==> flow/design.v <==
`timescale 1ns / 1ps
module ALUmod(
    input wire [15:0] A,
    input wire [15:0] B,
    input wire [3:0] opcode,
    output reg [15:0] S,
    input wire [3:0] opext,
    output reg [4:0] CLFZN
    );
always@(A,B,opcode,opext) 
	begin
	  casex({opcode, opext})
	    8'b0000_0101:  
		 begin
		   CLFZN = 0;
		   {CLFZN[4], S} = A + B;
			CLFZN[2] = (~A[15]&~B[15]&S[15]) | (A[15]&B[15]&~S[15]);
		 end
		 8'b0101_xxxx:  
		 begin
			CLFZN = 0;		 
		   {CLFZN[4], S} = A + B;
			CLFZN[2] = (~A[15]&~B[15]&S[15]) | (A[15]&B[15]&S[15]);
		 end
		 8'b0000_0110:  
		 begin
			CLFZN = 0;		 
		   {CLFZN[4], S} = A + B;			 
			CLFZN[2] = CLFZN[4];
		 end
		 8'b0110_xxxx:  
		 begin
			CLFZN = 0;
		   {CLFZN[4],S} = A + B;			 
			CLFZN[2] = CLFZN[4];	 
		 end
		8'b0000_1001:  
		begin
			CLFZN = 0;
			S = B - A;			
			if( A[15] != B[15] && B[15] == S[15]) CLFZN[2] = 1'b1;  
		end
		8'b1001_xxxx:  
		begin
			CLFZN = 0;
			S = B - A;			
			if( A[15] != B[15] && B[15] == S[15]) CLFZN[2] = 1'b1;  
		end 
		8'b0011_xxxx:  
		begin
			CLFZN = {1'b0,
				A > B,
				1'b0,
				A == B,
				$signed(A) > $signed(B)};
			S = 0;
		end 
		8'b1011_xxxx:  
		begin
			CLFZN = {1'b0,
						A > B,
						1'b0,
						A == B,
						$signed(A) > $signed(B)};
		   S = 0;
		end 		
		8'b0000_0001:  
		begin
		   CLFZN = 0;  
			S = A & B;
		end
		8'b0000_0010:  
		begin
			CLFZN = 0; 
			S = A | B;
		end
		8'b0000_0011:  
		begin
			CLFZN = 0;
			S = A ^ B;
		end
		8'b0000_0100:  
		begin
			CLFZN = 0;
			S = !A;
		end
		8'b0000_1100:  
		begin
			CLFZN = 0;
			S = A << 1;
		end
		8'b0000_1110:  
		begin
			CLFZN = 0;
			S = A >> 1;
		end
		8'b1110_xxxx:  
		begin
			CLFZN = 0;
			S = A >> 1;
		end
		8'b0000_0111:  
		begin
			CLFZN = 0;
			S = {A[14:0], A[0]};
		end
		8'b0000_1000:  
		begin
			CLFZN = 0;
			S = {A[15], A[15:1]};
		end
		8'b0000_1101:  
		begin
			CLFZN = 0;
			S = A;
		end
		8'b1000_xxxx:  
		begin
			CLFZN = 0;
			S = A;
		end
		8'b0111_xxxx:  
		begin
			CLFZN = 0;
			S = {A[15:8],B[7:0]};
		end
		default:
		begin
			CLFZN = 0;
			S = 0;
		end
	  endcase
	end
endmodule
`timescale 1ns / 1ps
module BusMux(
    input [1:0] Select,
    input [15:0] InputA,
    input [15:0] InputB,
    input [15:0] InputC,
	 input [15:0] InputD,
    output reg [15:0] Output
    );
	always @(*)
	begin
		case(Select)
			2'h0: Output = InputA;
			2'h1: Output = InputB;
			2'h2: Output = InputC;
			2'h3: Output = InputD;
		endcase
	end
endmodule
module Mux2(
    input [0:0] Select,
    input [15:0] InputA,
    input [15:0] InputB,
    output reg [15:0] Output
    );
	always @(*)
	begin
		case(Select)
			2'h0: Output = InputA;
			2'h1: Output = InputB;
		endcase
	end
endmodule
`timescale 1ns / 1ps
module program_counter(
    input Clock,
    input Reset,
    input increment,
	 input [7:0] In,
    input [15:0] ImmIn,
    input WriteEnable,
    output reg [15:0] PC
    );
always @(posedge Clock, negedge Reset)
begin
	if(~Reset)
		begin
		PC <= 16'H0000;
		end
	else if(WriteEnable == 1'b1)
		begin
		PC <= ImmIn;
		end
	else if(increment == 1'b1)
		begin
		PC <= PC + In;
		PC <= {PC[15],PC[15:0]} + {{9{In[7]}},In[7:0]};
		end
	else
		begin
		PC <= PC;
		end
end
endmodule
`timescale 1ns / 1ps
module Processor_Status_Register(
	 input clock,
	 input reset,
	 input enable,
    input [4:0] CZLFM_in,
    output reg[4:0] CZLFN_out 
    );
always@(posedge clock, negedge reset)
begin
	if (~reset)
		CZLFN_out <= 0;
	else	
	if (enable)
		CZLFN_out <= CZLFM_in;
end
endmodule
`timescale 1ns / 1ps
module Reg16(
    input Clock,
    input Reset,
    input Write,
    input [15:0] In,
    output reg [15:0] Out
    );
	always @(posedge Clock, negedge Reset)
	begin
		if (~Reset)
			Out <= 0;
		else if (Write)
			Out <= In;
	end
endmodule
`timescale 1ns / 1ps
module RegFile2(
    input Clock,
    input Reset,
    input WriteEnable,
    input [3:0] SelectInput,
    input [3:0] SelectA,
    input [3:0] SelectB,
    input [15:0] In,
    output [15:0] A,
    output [15:0] B
    ); 
	 reg [15:0] registers [15:0];
	 always @(posedge Clock, negedge Reset)
	 begin
		if (~Reset)
		begin
		registers[0] <= 16'h0000;
		registers[1] <= 16'h0000;
		registers[2] <= 16'h0000;
		registers[3] <= 16'h0000;
		registers[4] <= 16'h0000;
		registers[5] <= 16'h0000;
		registers[6] <= 16'h0000;
		registers[7] <= 16'h0000;
		registers[8] <= 16'h0000;
		registers[9] <= 16'h0000;
		registers[10] <= 16'h0000;
		registers[11] <= 16'h0000;
		registers[12] <= 16'h0000;
		registers[13] <= 16'h0000;
		registers[14] <= 16'h0000;
		registers[15] <= 16'h0000; 
		end
		else
		begin
			if (WriteEnable)
				registers[SelectInput] <= In;
		end
	end 
	assign A = registers[SelectA];
	assign B = registers[SelectB];
endmodule
`timescale 1ns / 1ps
module SystemClock(
    input Clock,
    input Reset,
    output reg [15:0] Time
    );
	reg [15:0] count;
	always @(posedge Clock, negedge Reset)
	begin
		if (~Reset)
			begin
				Time <= 0;
				count <= 0;
			end
		else
			begin
				if (count > 16'h61a8)
					begin
						Time <= Time + 16'h0001;
						count <= 16'h0000;
					end
				else
					count <= count + 16'h0001;
			end
	end
endmodule
`timescale 1ns / 1ps
module CPU_Controller(
    input Clock,
    input Reset,
    input [15:0] INS,
    input [4:0] PSR,
	 input [7:0] GamePad,
	 input [15:0] SerialDataIn,
	 input SerialValid,
	 input [15:0] Time,
    output reg [3:0] OpCode,
    output reg [3:0] OpExt,
    output reg RegWrite,
    output reg [3:0] RegIn,
    output reg [3:0] RegA,
    output reg [3:0] RegB,
    output reg [15:0] Immediate,
	 output reg [7:0] PCImmediate,
    output reg [1:0] SelALU,
    output reg SelMEM,
    output reg MemRW,
    output reg PCWrite,
    output reg PCIncrement,
    output reg PCReset,
    output reg IRReset,
    output reg IRWrite,
    output reg PSRReset,
	 output reg PSREnable,
	 output reg VGAS_R,
	 output reg VGAS_E,
	 output reg VGAR_R,
	 output reg VGAR_E,
	 output reg SerialWrite,
	 output reg SerialRead
    );
	 reg state;
	always@(posedge Clock, negedge Reset)
	begin
		if (~Reset)
		begin
			state <= 0;
		end
		else
		begin
			state <= ~state;
		end
	end
	always@(*)
	begin
		if (~Reset)
		begin
			OpCode = 0;
			OpExt = 0;
			RegWrite = 0;
			RegA = 0;
			RegB = 0; 
			RegIn = 0;
			Immediate = 0; 
			PCImmediate = 0;
			SelALU = 0;
			SelMEM = 0;
			MemRW = 0;
			PCWrite = 0; 
			PCIncrement = 0;
			PCReset = 0;
			IRReset = 0;
			IRWrite = 0;
			PSRReset = 0;
			PSREnable = 0;
		   VGAS_R = 0;
	      VGAS_E = 0;
	      VGAR_R = 0;
	      VGAR_E = 0;
	      SerialWrite = 0;
			SerialRead = 0;
		end
		else  
		begin
		if (~state)
		begin
			OpCode = 0;
			OpExt = 0;
			RegWrite = 0;
			RegA = 0;
			RegB = 0; 
			RegIn = 0;
			Immediate = 0; 
			PCImmediate = 0;
			SelALU = 0;
			SelMEM = 1;
			MemRW = 0;
			IRWrite = 1;
			PCWrite = 0;
			PCIncrement = 0;
			PCReset = 1;
			IRReset = 1;
			PSRReset = 1;
			PSREnable = 0;
			VGAS_R = 1;
	      VGAS_E = 0;
	      VGAR_R = 1;
	      VGAR_E = 0;
	      SerialWrite = 0;
			SerialRead = 0;
		end
		else
			begin
				PSREnable = 1;
			casex (INS[15:0])
				16'b0000_xxxx_xxxx_xxxx:
					begin
						OpCode = INS[15:12];
						OpExt = INS[11:8];
						RegWrite = 1'b1; 
						RegIn = INS[3:0];
						RegA = INS[7:4];
						RegB = INS[3:0];
						PCImmediate = 8'h01; 
						Immediate = 16'h0000; 
						SelALU = 2'b01; 
						SelMEM = 1'b0; 
						MemRW = 1'b0;
						IRWrite = 1'b0;
						PCWrite = 1'b0;
						PCIncrement = 1'b1; 
						PCReset = 1'b1;
						IRReset = 1'b1;
						PSRReset = 1'b1;
						VGAS_R = 1;
						VGAS_E = 0;
						VGAR_R = 1;
						VGAR_E = 0;
						SerialWrite = 0;
						SerialRead = 0;	
					end
				16'b0001_0000_xxxx_xxxx:
				begin
						OpCode = 4'h0;
						OpExt = 4'h0;
						RegWrite = 1'b0; 
						RegIn = 4'b0;
						RegA = 4'b0;
						RegB = 4'b0;
						if(PSR[1] == 1 || PSR[0] == 1)
							PCImmediate = 8'h01;
						else
							PCImmediate = 8'h02; 
						Immediate = 16'h0000; 
						SelALU = 2'b01; 
						SelMEM = 1'b0; 
						MemRW = 1'b0;
						IRWrite = 1'b0;
						PCWrite = 1'b0;
						PCIncrement = 1'b1; 
						PCReset = 1'b1;
						IRReset = 1'b1;
						PSRReset = 1'b1;
						VGAS_R = 1;
						VGAS_E = 0;
						VGAR_R = 1;
						VGAR_E = 0;
						SerialWrite = 0;
						SerialRead = 0;
				end
				16'b0001_0001_xxxx_xxxx:
				begin
						OpCode = 4'h0;
						OpExt = 4'h0;
						RegWrite = 1'b0; 
						RegIn = 4'b0;
						RegA = 4'b0;
						RegB = 4'b0;
						if(PSR[3] == 1 || PSR[1] == 1)
							PCImmediate = 8'h01;
						else
							PCImmediate = 8'h02; 
						Immediate = 16'h0000; 
						SelALU = 2'b01; 
						SelMEM = 1'b0; 
						MemRW = 1'b0;
						IRWrite = 1'b0;
						PCWrite = 1'b0;
						PCIncrement = 1'b1; 
						PCReset = 1'b1;
						IRReset = 1'b1;
						PSRReset = 1'b1;
						VGAS_R = 1;
						VGAS_E = 0;
						VGAR_R = 1;
						VGAR_E = 0;
						SerialWrite = 0;
						SerialRead = 0;	
				end
				16'b0001_0010_xxxx_xxxx:
				begin
						OpCode = 4'h0;
						OpExt = 4'h0;
						RegWrite = 1'b0; 
						RegIn = 4'b0;
						RegA = 4'b0;
						RegB = 4'b0;
						if(PSR[1] == 1)
							PCImmediate = 8'h01;
						else
							PCImmediate = 8'h02; 
						Immediate = 16'h0000; 
						SelALU = 2'b01; 
						SelMEM = 1'b0; 
						MemRW = 1'b0;
						IRWrite = 1'b0;
						PCWrite = 1'b0;
						PCIncrement = 1'b1; 
						PCReset = 1'b1;
						IRReset = 1'b1;
						PSRReset = 1'b1;
						VGAS_R = 1;
						VGAS_E = 0;
						VGAR_R = 1;
						VGAR_E = 0;
						SerialWrite = 0;
						SerialRead = 0;	
				end
				16'b0001_0011_xxxx_xxxx:
				begin
						OpCode = 4'h0;
						OpExt = 4'h0;
						RegWrite = 1'b0; 
						RegIn = 4'b0;
						RegA = 4'b0;
						RegB = 4'b0;
						if(PSR[1] == 0 && PSR[0] == 0)
							PCImmediate = 8'h01;
						else
							PCImmediate = 8'h02; 
						Immediate = 16'h0000; 
						SelALU = 2'b01; 
						SelMEM = 1'b0; 
						MemRW = 1'b0;
						IRWrite = 1'b0;
						PCWrite = 1'b0;
						PCIncrement = 1'b1; 
						PCReset = 1'b1;
						IRReset = 1'b1;
						PSRReset = 1'b1;
						VGAS_R = 1;
						VGAS_E = 0;
						VGAR_R = 1;
						VGAR_E = 0;
						SerialRead = 0;
						SerialWrite = 0;						
				end
				16'b0001_0100_xxxx_xxxx:
				begin
						OpCode = 4'h0;
						OpExt = 4'h0;
						RegWrite = 1'b0; 
						RegIn = 4'b0;
						RegA = 4'b0;
						RegB = 4'b0;
						if(PSR[3] == 0)
							PCImmediate = 8'h01;
						else
							PCImmediate = 8'h02; 
						Immediate = 16'h0000; 
						SelALU = 2'b01; 
						SelMEM = 1'b0; 
						MemRW = 1'b0;
						IRWrite = 1'b0;
						PCWrite = 1'b0;
						PCIncrement = 1'b1; 
						PCReset = 1'b1;
						IRReset = 1'b1;
						PSRReset = 1'b1;
						VGAS_R = 1;
						VGAS_E = 0;
						VGAR_R = 1;
						VGAR_E = 0;
						SerialRead = 0;
						SerialWrite = 0;						
				end				
				16'b0011_xxxx_xxxx_xxxx:
				begin 
						OpCode = INS[15:12];
						OpExt = INS[11:8];
						RegWrite = 1'b0;
						RegIn = 4'h0;
						RegA = INS[7:4];
						RegB = INS[3:0];
						PCImmediate = 8'h01;
						Immediate = 16'h0000; 
						SelALU = 2'b01; 
						SelMEM = 1'b0; 
						MemRW = 1'b0;
						IRWrite = 1'b0;
						PCWrite = 1'b0;
						PCIncrement = 1'b1; 
						PCReset = 1'b1;
						IRReset = 1'b1;
						PSRReset = 1'b1;
						VGAS_R = 1;
						VGAS_E = 0;
						VGAR_R = 1;
						VGAR_E = 0;
						SerialRead = 0;
						SerialWrite = 0;						
				end
				16'b0101_xxxx_xxxx_xxxx:
				begin
						OpCode = INS[15:12];
						OpExt = INS[11:8];
						RegWrite = 1'b1;
						RegIn = INS[3:0];
						RegA = 4'h0;
						RegB = INS[3:0];
						PCImmediate = 8'h01;
						Immediate = {{8{INS[11]}},INS[11:4]}; 
						SelALU = 2'b00; 
						SelMEM = 1'b0; 
						MemRW = 1'b0;
						IRWrite = 1'b0;
						PCWrite = 1'b0;
						PCIncrement = 1'b1; 
						PCReset = 1'b1;
						IRReset = 1'b1;
						PSRReset = 1'b1;
						VGAS_R = 1;
						VGAS_E = 0;
						VGAR_R = 1;
						VGAR_E = 0;
						SerialRead = 0;
						SerialWrite = 0;						
				end
				16'b0110_xxxx_xxxx_xxxx:
				begin
						OpCode = INS[15:12];
						OpExt = INS[11:8];
						RegWrite = 1'b1;
						RegIn = INS[3:0];
						RegA = 4'h0;
						RegB = INS[3:0];
						PCImmediate = 8'h01;
						Immediate = {{8{1'b0}},INS[11:4]}; 
						SelALU = 2'b00; 
						SelMEM = 1'b0; 
						MemRW = 1'b0;
						IRWrite = 1'b0;
						PCWrite = 1'b0;
						PCIncrement = 1'b1; 
						PCReset = 1'b1;
						IRReset = 1'b1;
						PSRReset = 1'b1;
						VGAS_R = 1;
						VGAS_E = 0;
						VGAR_R = 1;
						VGAR_E = 0;
						SerialRead = 0;
						SerialWrite = 0;						
				end
				16'b0111_xxxx_xxxx_xxxx:
				begin
						OpCode = INS[15:12];
						OpExt = INS[11:8];
						RegWrite = 1'b1;
						RegIn = INS[3:0];
						RegA = 4'h0;
						RegB = INS[3:0];
						PCImmediate = 8'h01;
						Immediate = {INS[11:4],{8{1'b0}}}; 
						SelALU = 2'b00; 
						SelMEM = 1'b0; 
						MemRW = 1'b0;
						IRWrite = 1'b0;
						PCWrite = 1'b0;
						PCIncrement = 1'b1; 
						PCReset = 1'b1;
						IRReset = 1'b1;
						PSRReset = 1'b1;
						VGAS_R = 1;
						VGAS_E = 0;
						VGAR_R = 1;
						VGAR_E = 0;
						SerialRead = 0;
						SerialWrite = 0;						
				end		
				16'b1000_xxxx_xxxx_xxxx:
				begin
						OpCode = INS[15:12];
						OpExt = INS[11:8];
						RegWrite = 1'b1;
						RegIn = INS[3:0];
						RegA = 4'h0;
						RegB = INS[3:0];
						PCImmediate = 8'h01;
						Immediate = {{8{1'b0}},INS[11:4]}; 
						SelALU = 2'b00; 
						SelMEM = 1'b0; 
						MemRW = 1'b0;
						IRWrite = 1'b0;
						PCWrite = 1'b0;
						PCIncrement = 1'b1; 
						PCReset = 1'b1;
						IRReset = 1'b1;
						PSRReset = 1'b1;
						VGAS_R = 1;
						VGAS_E = 0;
						VGAR_R = 1;
						VGAR_E = 0;
						SerialRead = 0;
						SerialWrite = 0;						
				end
				16'b1001_xxxx_xxxx_xxxx:
				begin
						OpCode = INS[15:12];
						OpExt = INS[11:8];
						RegWrite = 1'b1;
						RegIn = INS[3:0];
						RegA = 4'h0;
						RegB = INS[3:0];
						PCImmediate = 8'h01;
						Immediate = {{8{INS[11]}},INS[11:4]}; 
						SelALU = 2'b00; 
						SelMEM = 1'b0; 
						MemRW = 1'b0;
						IRWrite = 1'b0;
						PCWrite = 1'b0;
						PCIncrement = 1'b1; 
						PCReset = 1'b1;
						IRReset = 1'b1;
						PSRReset = 1'b1;
						VGAS_R = 1;
						VGAS_E = 0;
						VGAR_R = 1;
						VGAR_E = 0;
						SerialRead = 0;
						SerialWrite = 0;						
				end
				16'b1010_0000_xxxx_xxxx:
				begin
						OpCode = 4'h0;
						OpExt = 4'h0;
						RegWrite = 1'b0; 
						RegIn = 4'b0;
						RegA = 4'b0;
						RegB = 4'b0;
						if(PSR[1] == 1 || PSR[0] == 1)
							PCImmediate = INS[7:0];
						else
							PCImmediate = 8'h01; 
						Immediate = 16'h0000; 
						SelALU = 2'b01; 
						SelMEM = 1'b0; 
						MemRW = 1'b0;
						IRWrite = 1'b0;
						PCWrite = 1'b0;
						PCIncrement = 1'b1; 
						PCReset = 1'b1;
						IRReset = 1'b1;
						PSRReset = 1'b1;
						VGAS_R = 1;
						VGAS_E = 0;
						VGAR_R = 1;
						VGAR_E = 0;
						SerialRead = 0;
						SerialWrite = 0;						
				end
				16'b1010_0001_xxxx_xxxx:
				begin
						OpCode = 4'h0;
						OpExt = 4'h0;
						RegWrite = 1'b0; 
						RegIn = 4'b0;
						RegA = 4'b0;
						RegB = 4'b0;
						if(PSR[3] == 1 || PSR[1] == 1)
							PCImmediate = INS[7:0];
						else
							PCImmediate = 8'h01; 
						Immediate = 16'h0000; 
						SelALU = 2'b01; 
						SelMEM = 1'b0; 
						MemRW = 1'b0;
						IRWrite = 1'b0;
						PCWrite = 1'b0;
						PCIncrement = 1'b1; 
						PCReset = 1'b1;
						IRReset = 1'b1;
						PSRReset = 1'b1;
						VGAS_R = 1;
						VGAS_E = 0;
						VGAR_R = 1;
						VGAR_E = 0;
						SerialRead = 0;
						SerialWrite = 0;						
				end
				16'b1010_0010_xxxx_xxxx:
				begin
						OpCode = 4'h0;
						OpExt = 4'h0;
						RegWrite = 1'b0; 
						RegIn = 4'b0;
						RegA = 4'b0;
						RegB = 4'b0;
						if(PSR[1] == 1)
							PCImmediate = INS[7:0];
						else
							PCImmediate = 8'h01; 
						Immediate = 16'h0000; 
						SelALU = 2'b01; 
						SelMEM = 1'b0; 
						MemRW = 1'b0;
						IRWrite = 1'b0;
						PCWrite = 1'b0;
						PCIncrement = 1'b1; 
						PCReset = 1'b1;
						IRReset = 1'b1;
						PSRReset = 1'b1;
						VGAS_R = 1;
						VGAS_E = 0;
						VGAR_R = 1;
						VGAR_E = 0;
						SerialRead = 0;
						SerialWrite = 0;						
				end
				16'b1010_0011_xxxx_xxxx:
				begin
						OpCode = 4'h0;
						OpExt = 4'h0;
						RegWrite = 1'b0; 
						RegIn = 4'b0;
						RegA = 4'b0;
						RegB = 4'b0;
						if(PSR[1] == 0 && PSR[0] == 0)
							PCImmediate = INS[7:0];
						else
							PCImmediate = 8'h01; 
						Immediate = 16'h0000; 
						SelALU = 2'b01; 
						SelMEM = 1'b0; 
						MemRW = 1'b0;
						IRWrite = 1'b0;
						PCWrite = 1'b0;
						PCIncrement = 1'b1; 
						PCReset = 1'b1;
						IRReset = 1'b1;
						PSRReset = 1'b1;
						VGAS_R = 1;
						VGAS_E = 0;
						VGAR_R = 1;
						VGAR_E = 0;
						SerialRead = 0;
						SerialWrite = 0;						
				end
				16'b1010_0100_xxxx_xxxx:
				begin
						OpCode = 4'h0;
						OpExt = 4'h0;
						RegWrite = 1'b0; 
						RegIn = 4'b0;
						RegA = 4'b0;
						RegB = 4'b0;
						if(PSR[3] == 0)
							PCImmediate = INS[7:0];
						else
							PCImmediate = 8'h01; 
						Immediate = 16'h0000; 
						SelALU = 2'b01; 
						SelMEM = 1'b0; 
						MemRW = 1'b0;
						IRWrite = 1'b0;
						PCWrite = 1'b0;
						PCIncrement = 1'b1; 
						PCReset = 1'b1;
						IRReset = 1'b1;
						PSRReset = 1'b1;
						VGAS_R = 1;
						VGAS_E = 0;
						VGAR_R = 1;
						VGAR_E = 0;
						SerialRead = 0;
						SerialWrite = 0;						
				end
				16'b1010_0101_xxxx_xxxx:
				begin
						OpCode = 4'h0;
						OpExt = 4'h0;
						RegWrite = 1'b0; 
						RegIn = 4'b0;
						RegA = 4'b0;
						RegB = 4'b0;
						PCImmediate = INS[7:0]; 
						Immediate = 16'h0000; 
						SelALU = 2'b01; 
						SelMEM = 1'b0; 
						MemRW = 1'b0;
						IRWrite = 1'b0;
						PCWrite = 1'b0;
						PCIncrement = 1'b1; 
						PCReset = 1'b1;
						IRReset = 1'b1;
						PSRReset = 1'b1;
						VGAS_R = 1;
						VGAS_E = 0;
						VGAR_R = 1;
						VGAR_E = 0;
						SerialRead = 0;
						SerialWrite = 0;						
				end				
				16'b1100_0000_xxxx_xxxx:
				begin
						OpCode = 4'b0000;
						OpExt = 4'b1101;
						RegWrite = 1'b0; 
						RegIn = 4'b0;
						RegA = INS[7:4];
						RegB = 4'b0;
						PCImmediate = 8'h00;
						Immediate = 16'h0000; 
						SelALU = 2'b01; 
						SelMEM = 1'b0; 
						MemRW = 1'b0;
						IRWrite = 1'b0;
						PCWrite = 1'b1;
						PCIncrement = 1'b0; 
						PCReset = 1'b1;
						IRReset = 1'b1;
						PSRReset = 1'b1;
						VGAS_R = 1;
						VGAS_E = 0;
						VGAR_R = 1;
						VGAR_E = 0;
						SerialRead = 0;
						SerialWrite = 0;						
				end
				16'b1100_0001_xxxx_xxxx:
				begin
						OpCode = 4'b0000;
						OpExt = 4'b1101;
						RegWrite = 1'b1; 
						RegIn = INS[3:0];
						RegA = 4'b0;
						RegB = 4'b0;
						PCImmediate = 8'h01;
						Immediate = 16'h0000; 
						SelALU = 2'b11; 
						SelMEM = 1'b0; 
						MemRW = 1'b0;
						IRWrite = 1'b0;
						PCWrite = 1'b0;
						PCIncrement = 1'b1; 
						PCReset = 1'b1;
						IRReset = 1'b1;
						PSRReset = 1'b1;
						VGAS_R = 1;
						VGAS_E = 0;
						VGAR_R = 1;
						VGAR_E = 0;
						SerialRead = 0;
						SerialWrite = 0;						
				end
				16'b1011_xxxx_xxxx_xxxx:
				begin 
						OpCode = INS[15:12];
						OpExt = INS[11:8];
						RegWrite = 1'b0;
						RegIn = 4'h0;
						RegA = INS[7:4];
						RegB = INS[3:0];
						PCImmediate = 8'h01;
						Immediate = {{8{INS[11]}},INS[11:4]}; 
						SelALU = 2'b00; 
						SelMEM = 1'b0; 
						MemRW = 1'b0;
						IRWrite = 1'b0;
						PCWrite = 1'b0;
						PCIncrement = 1'b1; 
						PCReset = 1'b1;
						IRReset = 1'b1;
						PSRReset = 1'b1;
						VGAS_R = 1;
						VGAS_E = 0;
						VGAR_R = 1;
						VGAR_E = 0;
						SerialRead = 0;
						SerialWrite = 0;						
				end
				16'b0100_0000_XXXX_XXXX:
				begin
						OpCode = 4'b0000;
						OpExt = 4'b1101;
						RegWrite = 1'b1;
						RegIn = INS[3:0];
						RegA = 4'h0;
						RegB = INS[7:4];
						PCImmediate = 8'h01;
						Immediate = 16'h0000; 
						SelALU = 2'b10; 
						SelMEM = 1'b0; 
						MemRW = 1'b0;
						IRWrite = 1'b0;
						PCWrite = 1'b0;
						PCIncrement = 1'b1; 
						PCReset = 1'b1;
						IRReset = 1'b1;
						PSRReset = 1'b1;
						VGAS_R = 1;
						VGAS_E = 0;
						VGAR_R = 1;
						VGAR_E = 0;
						SerialRead = 0;
						SerialWrite = 0;						
				end
				16'b0100_0001_XXXX_XXXX:
				begin
						OpCode = 4'b0000;
						OpExt = 4'b1101;
						RegWrite = 1'b0;
						RegIn = 4'h0;
						RegA = INS[3:0];
						RegB = INS[7:4];
						PCImmediate = 8'h01;
						Immediate = 16'h0000; 
						SelALU = 2'b01; 
						SelMEM = 1'b0; 
						MemRW = 1'b1;
						IRWrite = 1'b1;
						PCWrite = 1'b0;
						PCIncrement = 1'b1; 
						PCReset = 1'b1;
						IRReset = 1'b1;
						PSRReset = 1'b1;
						VGAS_R = 1;
						VGAS_E = 0;
						VGAR_R = 1;
						VGAR_E = 0;
						SerialRead = 0;
						SerialWrite = 0;						
				end
				16'b1101_0000_xxxx_xxxx:
				begin
						OpCode = 4'b0000;
						OpExt = 4'b1101;
						RegWrite = 1'b0;
						RegIn = 4'h0;
						RegA = INS[7:4];
						RegB = 4'h0;
						PCImmediate = 8'h01;
						Immediate = 16'h0000; 
						SelALU = 2'b01; 
						SelMEM = 1'b0; 
						MemRW = 1'b0;
						IRWrite = 1'b0;
						PCWrite = 1'b0;
						PCIncrement = 1'b1; 
						PCReset = 1'b1;
						IRReset = 1'b1;
						PSRReset = 1'b1;
						VGAS_R = 1;
						VGAS_E = 1;
						VGAR_R = 1;
						VGAR_E = 0;
						SerialRead = 0;
						SerialWrite = 0;						
				end	
				16'b1101_0001_xxxx_xxxx:
				begin
						OpCode = 4'b0000;
						OpExt = 4'b1101;
						RegWrite = 1'b0;
						RegIn = 4'h0;
						RegA = INS[7:4];
						RegB = 4'h0;
						PCImmediate = 8'h01;
						Immediate = 16'h0000; 
						SelALU = 2'b01; 
						SelMEM = 1'b0; 
						MemRW = 1'b0;
						IRWrite = 1'b0;
						PCWrite = 1'b0;
						PCIncrement = 1'b1; 
						PCReset = 1'b1;
						IRReset = 1'b1;
						PSRReset = 1'b1;
						VGAS_R = 1;
						VGAS_E = 0;
						VGAR_R = 1;
						VGAR_E = 1;
						SerialRead = 0;
						SerialWrite = 0;						
				end	
				16'b1101_0010_xxxx_xxxx:
				begin
						OpCode = 4'b0000;
						OpExt = 4'b1101;
						RegWrite = SerialValid; 
						RegIn = INS[3:0];
						RegA = 4'b0;
						RegB = 4'b0;
						if(~SerialValid)
							PCImmediate = 8'h01;
						else
							PCImmediate = 8'h02; 
						Immediate = SerialDataIn; 
						SelALU = 2'b00; 
						SelMEM = 1'b0; 
						MemRW = 1'b0;
						IRWrite = 1'b0;
						PCWrite = 1'b0;
						PCIncrement = 1'b1; 
						PCReset = 1'b1;
						IRReset = 1'b1;
						PSRReset = 1'b1;
						VGAS_R = 1;
						VGAS_E = 0;
						VGAR_R = 1;
						VGAR_E = 0;
						SerialRead = 1;
						SerialWrite = 0;						
				end
				16'b1101_0011_xxxx_xxxx:
				begin
						OpCode = 4'b0000;
						OpExt = 4'b1101;
						RegWrite = 1'b0; 
						RegIn = 4'b0;
						RegA = INS[7:4];
						RegB = 4'b0;
						PCImmediate = 8'h01; 
						Immediate = 16'h0000; 
						SelALU = 2'b01; 
						SelMEM = 1'b0; 
						MemRW = 1'b0;
						IRWrite = 1'b0;
						PCWrite = 1'b0;
						PCIncrement = 1'b1; 
						PCReset = 1'b1;
						IRReset = 1'b1;
						PSRReset = 1'b1;
						VGAS_R = 1;
						VGAS_E = 0;
						VGAR_R = 1;
						VGAR_E = 0;
						SerialRead = 0;
						SerialWrite = 1;						
				end				
				16'b1101_0100_xxxx_xxxx:
				begin
						OpCode = 4'b0000;
						OpExt = 4'b1101;
						RegWrite = 1'b1;
						RegIn = INS[3:0];
						RegA = 4'h0;
						RegB = 4'h0;
						PCImmediate = 8'h01;
						Immediate = {8'h00,GamePad[7:0]}; 
						SelALU = 2'b00; 
						SelMEM = 1'b0; 
						MemRW = 1'b0;
						IRWrite = 1'b0;
						PCWrite = 1'b0;
						PCIncrement = 1'b1; 
						PCReset = 1'b1;
						IRReset = 1'b1;
						PSRReset = 1'b1;
						VGAS_R = 1;
						VGAS_E = 0;
						VGAR_R = 1;
						VGAR_E = 0;
						SerialRead = 0;
						SerialWrite = 0;						
				end
				16'b1101_0101_xxxx_xxxx:
				begin
						OpCode = 4'b0000;
						OpExt = 4'b1101;
						RegWrite = 1'b1;
						RegIn = INS[3:0];
						RegA = 4'h0;
						RegB = 4'h0;
						PCImmediate = 8'h01;
						Immediate = Time; 
						SelALU = 2'b00; 
						SelMEM = 1'b0; 
						MemRW = 1'b0;
						IRWrite = 1'b0;
						PCWrite = 1'b0;
						PCIncrement = 1'b1; 
						PCReset = 1'b1;
						IRReset = 1'b1;
						PSRReset = 1'b1;
						VGAS_R = 1;
						VGAS_E = 0;
						VGAR_R = 1;
						VGAR_E = 0;
						SerialRead = 0;
						SerialWrite = 0;						
				end								
				16'bXXXX_XXXX_XXXX_XXXX:
				begin
						OpCode = 0;
						OpExt = 0;
						RegWrite = 1'b0;
						RegIn = 0;
						RegA = 0;
						RegB = 0;
						PCImmediate = 8'h01;
						Immediate = {{8{1'b1}},INS[11:4]}; 
						SelALU = 2'b00; 
						SelMEM = 2'b00; 
						MemRW = 1'b0;
						IRWrite = 1'b0;
						PCWrite = 1'b0;
						PCIncrement = 1'b1; 
						PCReset = 1'b1;
						IRReset = 1'b1;
						PSRReset = 1'b1;
						VGAS_R = 1;
						VGAS_E = 0;
						VGAR_R = 1;
						VGAR_E = 0;
						SerialRead = 0;
						SerialWrite = 0;						
				end
			endcase
			end
		end
	end
endmodule
`timescale 1ns / 1ps
module CPU(
    input Clock,
    input Reset,
    input [15:0] Mem_Data,
	 input SerialValid,
	 input [15:0] SerialDataIn,
	 input [7:0] GamePad,
    output [15:0] Mem_Addr,
    output Mem_Write,
    output [15:0] Data_Out,
	 output [15:0] VGA_Start,
	 output [15:0] VGA_Row,
	 output SerialSend,
	 output SerialRead,
	 output [15:0] SerialDataOut
    );
	 wire [15:0] INS_TO_CPU;
	 wire [4:0] PSR_TO_CPU;
	 wire [3:0] OpCode;
	 wire [3:0] OpExt;
	 wire [3:0] RegIn;
	 wire [3:0] RegA;
	 wire [3:0] RegB;
	 wire [15:0] Immediate;
	 wire [7:0] PCImmediate;
	 wire [1:0] SelALU;
	 wire [15:0] A_to_Mux;
	 wire [15:0] A_to_ALU;
	 wire [15:0] B;
	 wire [15:0] S;
	 wire [15:0] PC_OUT;
	 wire [4:0] ALU_TO_PSR;
	 wire [15:0] Time;
	 CPU_Controller CPU_Control(Clock, Reset, INS_TO_CPU, PSR_TO_CPU, 
											GamePad, SerialDataIn, SerialValid, Time,
											OpCode, OpExt, RegWrite, RegIn, RegA, RegB, 
											Immediate, PCImmediate, SelALU, SelMEM, 
											Mem_Write, PCWrite, PCIncrement, 
											PCReset, IRReset, IRWrite, PSRReset, PSREnable,
											VGAS_R, VGAS_E, VGAR_R, VGAR_E,
											SerialSend, SerialRead);
	 RegFile2 rf(Clock, Reset, RegWrite, RegIn, RegA, RegB, S, A_to_Mux, B);
	 ALUmod brain(A_to_ALU, B, OpCode, S, OpExt, ALU_TO_PSR);
	 BusMux alu_mux(SelALU, Immediate, A_to_Mux, Mem_Data, PC_OUT, A_to_ALU);
	 Mux2 mem_mux(SelMEM, B, PC_OUT, Mem_Addr);
	 program_counter pc(Clock, PCReset, PCIncrement, PCImmediate, S, PCWrite, PC_OUT);
	 Processor_Status_Register psr( Clock, PSRReset, PSREnable, ALU_TO_PSR, PSR_TO_CPU);
	 Reg16 InstructionRegister( Clock, IRReset,IRWrite, Mem_Data, INS_TO_CPU);
	 Reg16 VGASRegister( Clock, VGAS_R, VGAS_E, S, VGA_Start);
	 Reg16 VGARRegister( Clock, VGAR_R, VGAR_E, S, VGA_Row);
	 SystemClock timer(Clock, Reset, Time);
	 assign Data_Out = S;
	 assign SerialDataOut = S;
endmodule
# Reports on CPU
# Tool output for the design above before and after an edit, in the order of the flow.
# Lines under "before" count in the file above, lines under "after" in the edited file.
# "delta": "after" minus "before" as printed here.
# Operators: Yosys type, input widths -> output width; for muxes data width and select width s.
# Cell names lack the library's common part.
design:
  top: "CPU"
  clock: "Clock"
  library: "sky130hd"
  lib_corner: "tt_025C_1v80"

# Diff
# The edit as a unified diff against the file above.
# The edit is scripted: it alters the design's behaviour and was not made to optimise anything.
# begin of diff
@@ -295,5 +295,5 @@
 					end
 				else
-					count <= count + 16'h0001;
+					count <= count | 16'h0001;
 			end
 	end
# end of diff

# Word-level counts
# Counts by Yosys on the flattened word-level netlist (proc, flatten, opt, wreduce). Print and check cells are left out.
classes:
  columns: ["item", "before", "after", "delta"]
  rows:
  - ["add_sub_neg", 5, 4, -1]
  - ["n_cmp", 3, 3, 0]
  - ["eq_ne", 99, 99, 0]
  - ["mux", 78, 78, 0]
  - ["logic", 17, 17, 0]
  - ["n_reduce_logical", 43, 43, 0]
op_table:
  columns: ["cell", "before", "after", "delta"]
  rows:
  - ["$add 16x1->16 const B", 2, 1, -1]
# Operator kinds equal on both sides are left out: 58.
word_totals:
  columns: ["item", "before", "after", "delta"]
  rows:
  - ["reg_bits", 357, 357, 0]
  - ["input_bits", 43, 43, 0]
  - ["wordCells", 269, 269, 0]

# Longest topological paths
# Longest topological path by Yosys (ltp), each cell counted once; first at word level (registers and memories cut), then after technology mapping (sequential cells cut; the memories' decode and read muxes count).
logic_depth:
  columns: ["item", "before", "after", "delta"]
  rows:
  - ["ltp_word", 13, 13, 0]
  - ["abc_area", "0", "0", null]
  - ["depth_mapped", 30, 30, 0]

# Netlist
# Source: synth_stat.txt of the flow (Yosys; design flattened, memories mapped). It holds for the ABC_AREA given above (unset counts as 0); a run with the other value may have another netlist.
mapped:
  columns: ["item", "before", "after", "delta"]
  rows:
  - ["mapped_cells", 2645, 2575, -70]
  - ["area_um2", 23497.5, 21939.8, -1557.7]
  - ["seqArea_um2", 8908.5, 8107.8, -800.7]
  - ["flip_flops", 356, 324, -32]
types:
  columns: ["cell", "before", "after", "delta"]
  rows:
  - ["mux2_2", 128, 80, -48]
  - ["nand2_1", 205, 250, 45]
  - ["clkbuf_1", 163, 128, -35]
  - ["dfrtp_1", 356, 324, -32]
  - ["buf_2", 26, 51, 25]
  - ["a21oi_1", 213, 237, 24]
  - ["o21ai_1", 7, 29, 22]
  - ["o21ai_0", 169, 189, 20]
  - ["and3_1", 38, 21, -17]
  - ["xor2_1", 20, 4, -16]
  - ["o221ai_1", 9, 21, 12]
  - ["nor3_1", 38, 49, 11]
  - ["a221o_1", 15, 5, -10]
  - ["and4_1", 15, 6, -9]
  - ["o2111ai_1", 15, 24, 9]
  - ["o21a_1", 14, 5, -9]
  - ["nor2_1", 260, 252, -8]
  - ["a22oi_1", 100, 92, -8]
# Cell types equal on both sides are left out: 12.
# Not every row of either side is listed.
# The figures by module come from a second, unflattened synthesis with its own total; it is not the netlist above.
unflattened:
  columns: ["item", "before", "after", "delta"]
  rows:
  - ["hier_cells", 2391, 2269, -122]
  - ["hier_area_um2", 24896.4, 23493.8, -1402.6]
# Each row is one instance without its submodules.
modules_before:
  columns: ["module", "n_inst", "n_cells", "mod_area_um2"]
  rows:
  - ["RegFile2", 1, 1170, 13839.5]
  - ["ALUmod", 1, 505, 3569.7]
  - ["Reg16", 3, 34, 649.4]
  - ["CPU_Controller", 1, 236, 1540.2]
  - ["SystemClock", 1, 139, 1526.5]
  - ["program_counter", 1, 175, 1497.7]
  - ["BusMux", 1, 20, 424.2]
  - ["Mux2", 1, 18, 249.0]
  - ["Processor_Status_Register", 1, 10, 181.4]
  - ["CPU", 1, 16, 120.1]
modules_after:
  columns: ["module", "n_inst", "n_cells", "mod_area_um2"]
  rows:
  - ["RegFile2", 1, 1170, 13839.5]
  - ["ALUmod", 1, 505, 3569.7]
  - ["Reg16", 3, 34, 649.4]
  - ["CPU_Controller", 1, 236, 1540.2]
  - ["program_counter", 1, 175, 1497.7]
  - ["BusMux", 1, 20, 424.2]
  - ["Mux2", 1, 18, 249.0]
  - ["Processor_Status_Register", 1, 10, 181.4]
  - ["SystemClock", 1, 17, 123.9]
  - ["CPU", 1, 16, 120.1]

# Timing after synthesis
# Source: OpenSTA report_checks on the synthesized netlist (no wires, ideal clock, input and output delay 20% of the period each), path of least setup slack; recovery checks are left aside. Register names are those of the netlist, which keeps one name where synthesis merged equal registers.
synth_timing:
  columns: ["item", "before", "after", "delta"]
  rows:
  - ["path_type", "input -> output", "input -> output", null]
  - ["start", "in Reset", "in Reset", null]
  - ["end", "out SerialDataOut[14]", "out SerialDataOut[14]", null]
  - ["tclk_ps", 13000, 13000, 0]
  - ["in_delay_ps", 2600, 2600, 0]
  - ["arrival_time_ps", 8193, 7737, -456]
  - ["t_required_ps", 10400, 10400, 0]
  - ["slack_ps", 2207, 2663, 456]
  - ["path_delay_ps", 5593, 5137, -456]
  - ["stages", 28, 29, 1]
  - ["n_path_buf", 7, 7, 0]
  - ["period_less_setup_slack_ps", 10793, 10337, -456]
# "path_delay_ps" is the arrival time less input delay plus setup time.
# A path that ends at an output port has no setup time.
# "stages": output pins that drive a net of the path, with the launching flip-flop's if there is one; two outputs of one cell count as two.
# "period_less_setup_slack_ps" is the clock period less the worst setup slack; recovery checks do not enter. This is arithmetic on one report: input and output delays are still those of the set period (20% each).
# The rows between start and end are the longest chain of elaborated cells between them; the timing report does not say that the signal goes this way. Where chains are equally long, one stands for them.
# A line is the first line of the expression or statement that the cell stems from. Yosys adds cells for indexed reads and writes and turns some case tables into memories.
synth_between_before:
  cell_sequence: "clkbuf_1 -> and2_1 -> buf_2 -> nand2_1 -> a311o_1 -> a21oi_1 -> buf_2 -> buf_1 -> a22oi_1 -> o22a_1 -> a31o_2 -> inv_1 -> ha_1 -> inv_1 -> fa_1 -> nor2b_1 -> o21ai_0 -> a21oi_1 -> o211ai_1 -> a2111oi_0 -> o31ai_1 -> o31ai_1 -> o221a_2 -> o2111a_1 -> clkbuf_1 -> clkbuf_1 -> inv_1 -> buf_4"
  elab_chain_len: 6
  cells_between: 73
  classes_between: "add/sub: 2; eq/ne: 51; mux: 10; logic: 3; reduce/logical: 7"
synth_lines_before:
  columns: ["item", "line_no", "rtl"]
  rows:
  - ["start: declaration", 1231, "input Reset,"]
  - ["$mux 4", 350, "if (~Reset)"]
  - ["$eq 4x4->1", 272, "assign A = registers[SelectA];"]
  - ["$pmux 16 s16", 272, null]
  - ["$pmux 16 s4", 146, "case(Select)"]
  - ["$sub 16x16->16", 40, "S = B - A;"]
  - ["$pmux 16 s12", 12, "casex({opcode, opext})"]
  - ["end: declaration", 1243, "output [15:0] SerialDataOut"]
# Some nets on the timed path still bear RTL names; the line given drives or declares the net.
synth_nets_before:
  columns: ["signal", "line_no"]
  rows:
  - ["Data_Out[14]", 12]
synth_between_after:
  cell_sequence: "buf_2 -> nor4bb_1 -> buf_2 -> nand3_2 -> inv_2 -> nand2_1 -> a211oi_2 -> buf_2 -> buf_2 -> nand2_1 -> a31oi_1 -> nor4_1 -> o21ai_2 -> ha_1 -> inv_1 -> fa_1 -> nor2b_1 -> o21ai_0 -> a21boi_0 -> o21ai_0 -> a211oi_1 -> o21bai_1 -> a2111oi_0 -> or3_1 -> a32oi_1 -> or2_1 -> buf_2 -> buf_6 -> buf_4"
  elab_chain_len: 6
  cells_between: 73
  classes_between: "add/sub: 2; eq/ne: 51; mux: 10; logic: 3; reduce/logical: 7"
synth_lines_after:
  columns: ["item", "line_no", "rtl"]
  rows:
  - ["start: declaration", 1231, "input Reset,"]
  - ["$mux 4", 350, "if (~Reset)"]
  - ["$eq 4x4->1", 272, "assign A = registers[SelectA];"]
  - ["$pmux 16 s16", 272, null]
  - ["$pmux 16 s4", 146, "case(Select)"]
  - ["$sub 16x16->16", 40, "S = B - A;"]
  - ["$pmux 16 s12", 12, "casex({opcode, opext})"]
  - ["end: declaration", 1243, "output [15:0] SerialDataOut"]
synth_nets_after:
  columns: ["signal", "line_no"]
  rows:
  - ["Mem_Write", 350]
  - ["Data_Out[14]", 12]

# Path in the finished layout
# From the final timing report of the runs of set A: the path of least setup slack in the routed layout; clock arrival at registers is part of the times.
# The report prints the path's times to 10 ps; the period is as set.
layout_timing:
  columns: ["item", "before", "after", "delta"]
  rows:
  - ["path_type", "input -> output", "input -> output", null]
  - ["start", "in Reset", "in Reset", null]
  - ["end", "out Data_Out[14]", "out Data_Out[15]", null]
  - ["tclk_ps", 13000, 13000, 0]
  - ["in_delay_ps", 2600, 2600, 0]
  - ["arrival_time_ps", 10030, 9940, -90]
  - ["t_required_ps", 10400, 10400, 0]
  - ["slack_ps", 370, 460, 90]
  - ["stages", 22, 20, -2]
  - ["n_path_buf", 4, 3, -1]
# The rows between start and end are the longest chain of elaborated cells between them; the timing report does not say that the signal goes this way. Where chains are equally long, one stands for them.
layout_between_before:
  cell_sequence: "buf_8 -> nand2_2 -> nor4_1 -> o21ai_1 -> and2_1 -> buf_4 -> a221oi_1 -> a21oi_1 -> a2111o_1 -> o21a_1 -> ha_1 -> o21ai_0 -> a21oi_1 -> o211ai_1 -> a2111oi_0 -> buf_4 -> o31ai_1 -> o31ai_1 -> o221a_2 -> o2111a_1 -> inv_1 -> clkdlybuf4s50_1"
  elab_chain_len: 6
  cells_between: 73
  classes_between: "add/sub: 2; eq/ne: 51; mux: 10; logic: 3; reduce/logical: 7"
layout_lines_before:
  columns: ["item", "line_no", "rtl"]
  rows:
  - ["start: declaration", 1231, "input Reset,"]
  - ["$mux 4", 350, "if (~Reset)"]
  - ["$eq 4x4->1", 272, "assign A = registers[SelectA];"]
  - ["$pmux 16 s16", 272, null]
  - ["$pmux 16 s4", 146, "case(Select)"]
  - ["$sub 16x16->16", 40, "S = B - A;"]
  - ["$pmux 16 s12", 12, "casex({opcode, opext})"]
  - ["end: declaration", 1238, "output [15:0] Data_Out,"]
layout_between_after:
  cell_sequence: "buf_8 -> nor4bb_1 -> buf_4 -> nand3_2 -> inv_2 -> o21ai_1 -> and2_1 -> a22o_1 -> a222oi_1 -> nor4bb_1 -> o21a_1 -> inv_1 -> ha_1 -> a211oi_1 -> nor3_1 -> o41ai_1 -> a21boi_0 -> o221ai_1 -> a21o_1 -> clkdlybuf4s50_1"
  elab_chain_len: 6
  cells_between: 73
  classes_between: "add/sub: 2; eq/ne: 51; mux: 10; logic: 3; reduce/logical: 7"
layout_lines_after:
  columns: ["item", "line_no", "rtl"]
  rows:
  - ["start: declaration", 1231, "input Reset,"]
  - ["$mux 4", 350, "if (~Reset)"]
  - ["$eq 4x4->1", 272, "assign A = registers[SelectA];"]
  - ["$pmux 16 s16", 272, null]
  - ["$pmux 16 s4", 146, "case(Select)"]
  - ["$sub 16x16->16", 40, "S = B - A;"]
  - ["$pmux 16 s12", 12, "casex({opcode, opext})"]
  - ["end: declaration", 1238, "output [15:0] Data_Out,"]

# Flow runs
# Both versions went through the flow (Yosys, OpenROAD) with the same settings in each pair. Constraints: input delay and output delay 20% of the set period each, output load 0.01 pF.
flow_settings_set_A:
  CORE_UTILIZATION: 40
  PLACE_DENSITY: 0.6
  period_ns: 13.0
  CAP_MARGIN: 20
  CORE_MARGIN: 2
  SLEW_MARGIN: 20
measured_set_A:
  columns: ["item", "before", "after", "delta"]
  rows:
  - ["synthArea_um2", 23497.5, 21939.8, -1557.7]
  - ["die_footprint_um2", 60698.2, 56739.2, -3959.0]
  - ["finish.stdcell_area_um2", 27431.3, 25479.4, -1951.9]
  - ["finalUtil_pct", 47.4, 47.2, -0.2]
  - ["setup_worst_slack_ps", 370, 463, 93]
  - ["timing.setup.tns_ps", 0, 0, 0]
  - ["fin_hold_ws_ps", 487, 481, -6]
  - ["design_power_w", 0.004754, 0.004399, -0.000355]
  - ["period_less_ws_ps", 12630, 12537, -93]
flow_settings_set_B:
  CAP_MARGIN: 35
  CELL_PAD_IN_SITES_DETAIL_PLACEMENT: 2
  CORE_ASPECT_RATIO: 0.71
  CORE_MARGIN: 3
  CORE_UTILIZATION: 22
  GPL_TIMING_DRIVEN: 0
  PLACE_DENSITY: 0.52
  SLEW_MARGIN: 0
  TNS_END_PERCENT: 80
  period_ns: 7.28
measured_set_B:
  columns: ["item", "before", "after", "delta"]
  rows:
  - ["synthArea_um2", 23497.5, 21939.8, -1557.7]
  - ["die_footprint_um2", 110823.0, 103608.0, -7215.0]
  - ["finish.stdcell_area_um2", 33632.3, 32442.4, -1189.9]
  - ["finalUtil_pct", 31.9, 33.2, 1.3]
  - ["setup_worst_slack_ps", -1497, -1801, -304]
  - ["timing.setup.tns_ps", -45237, -40710, 4527]
  - ["fin_hold_ws_ps", 486, 506, 20]
  - ["design_power_w", 0.011321, 0.010873, -0.000448]
  - ["period_less_ws_ps", 8777, 9081, 304]
# By "period_less_ws_ps" is meant the clock period of the run minus its worst setup slack. This is arithmetic on one report: input and output delays are still those of the set period (20% each).
# By "design_power_w" is meant OpenSTA's value without simulated activity: inputs other than the clock are taken to toggle once in ten clock periods, and the tool carries that through the logic.
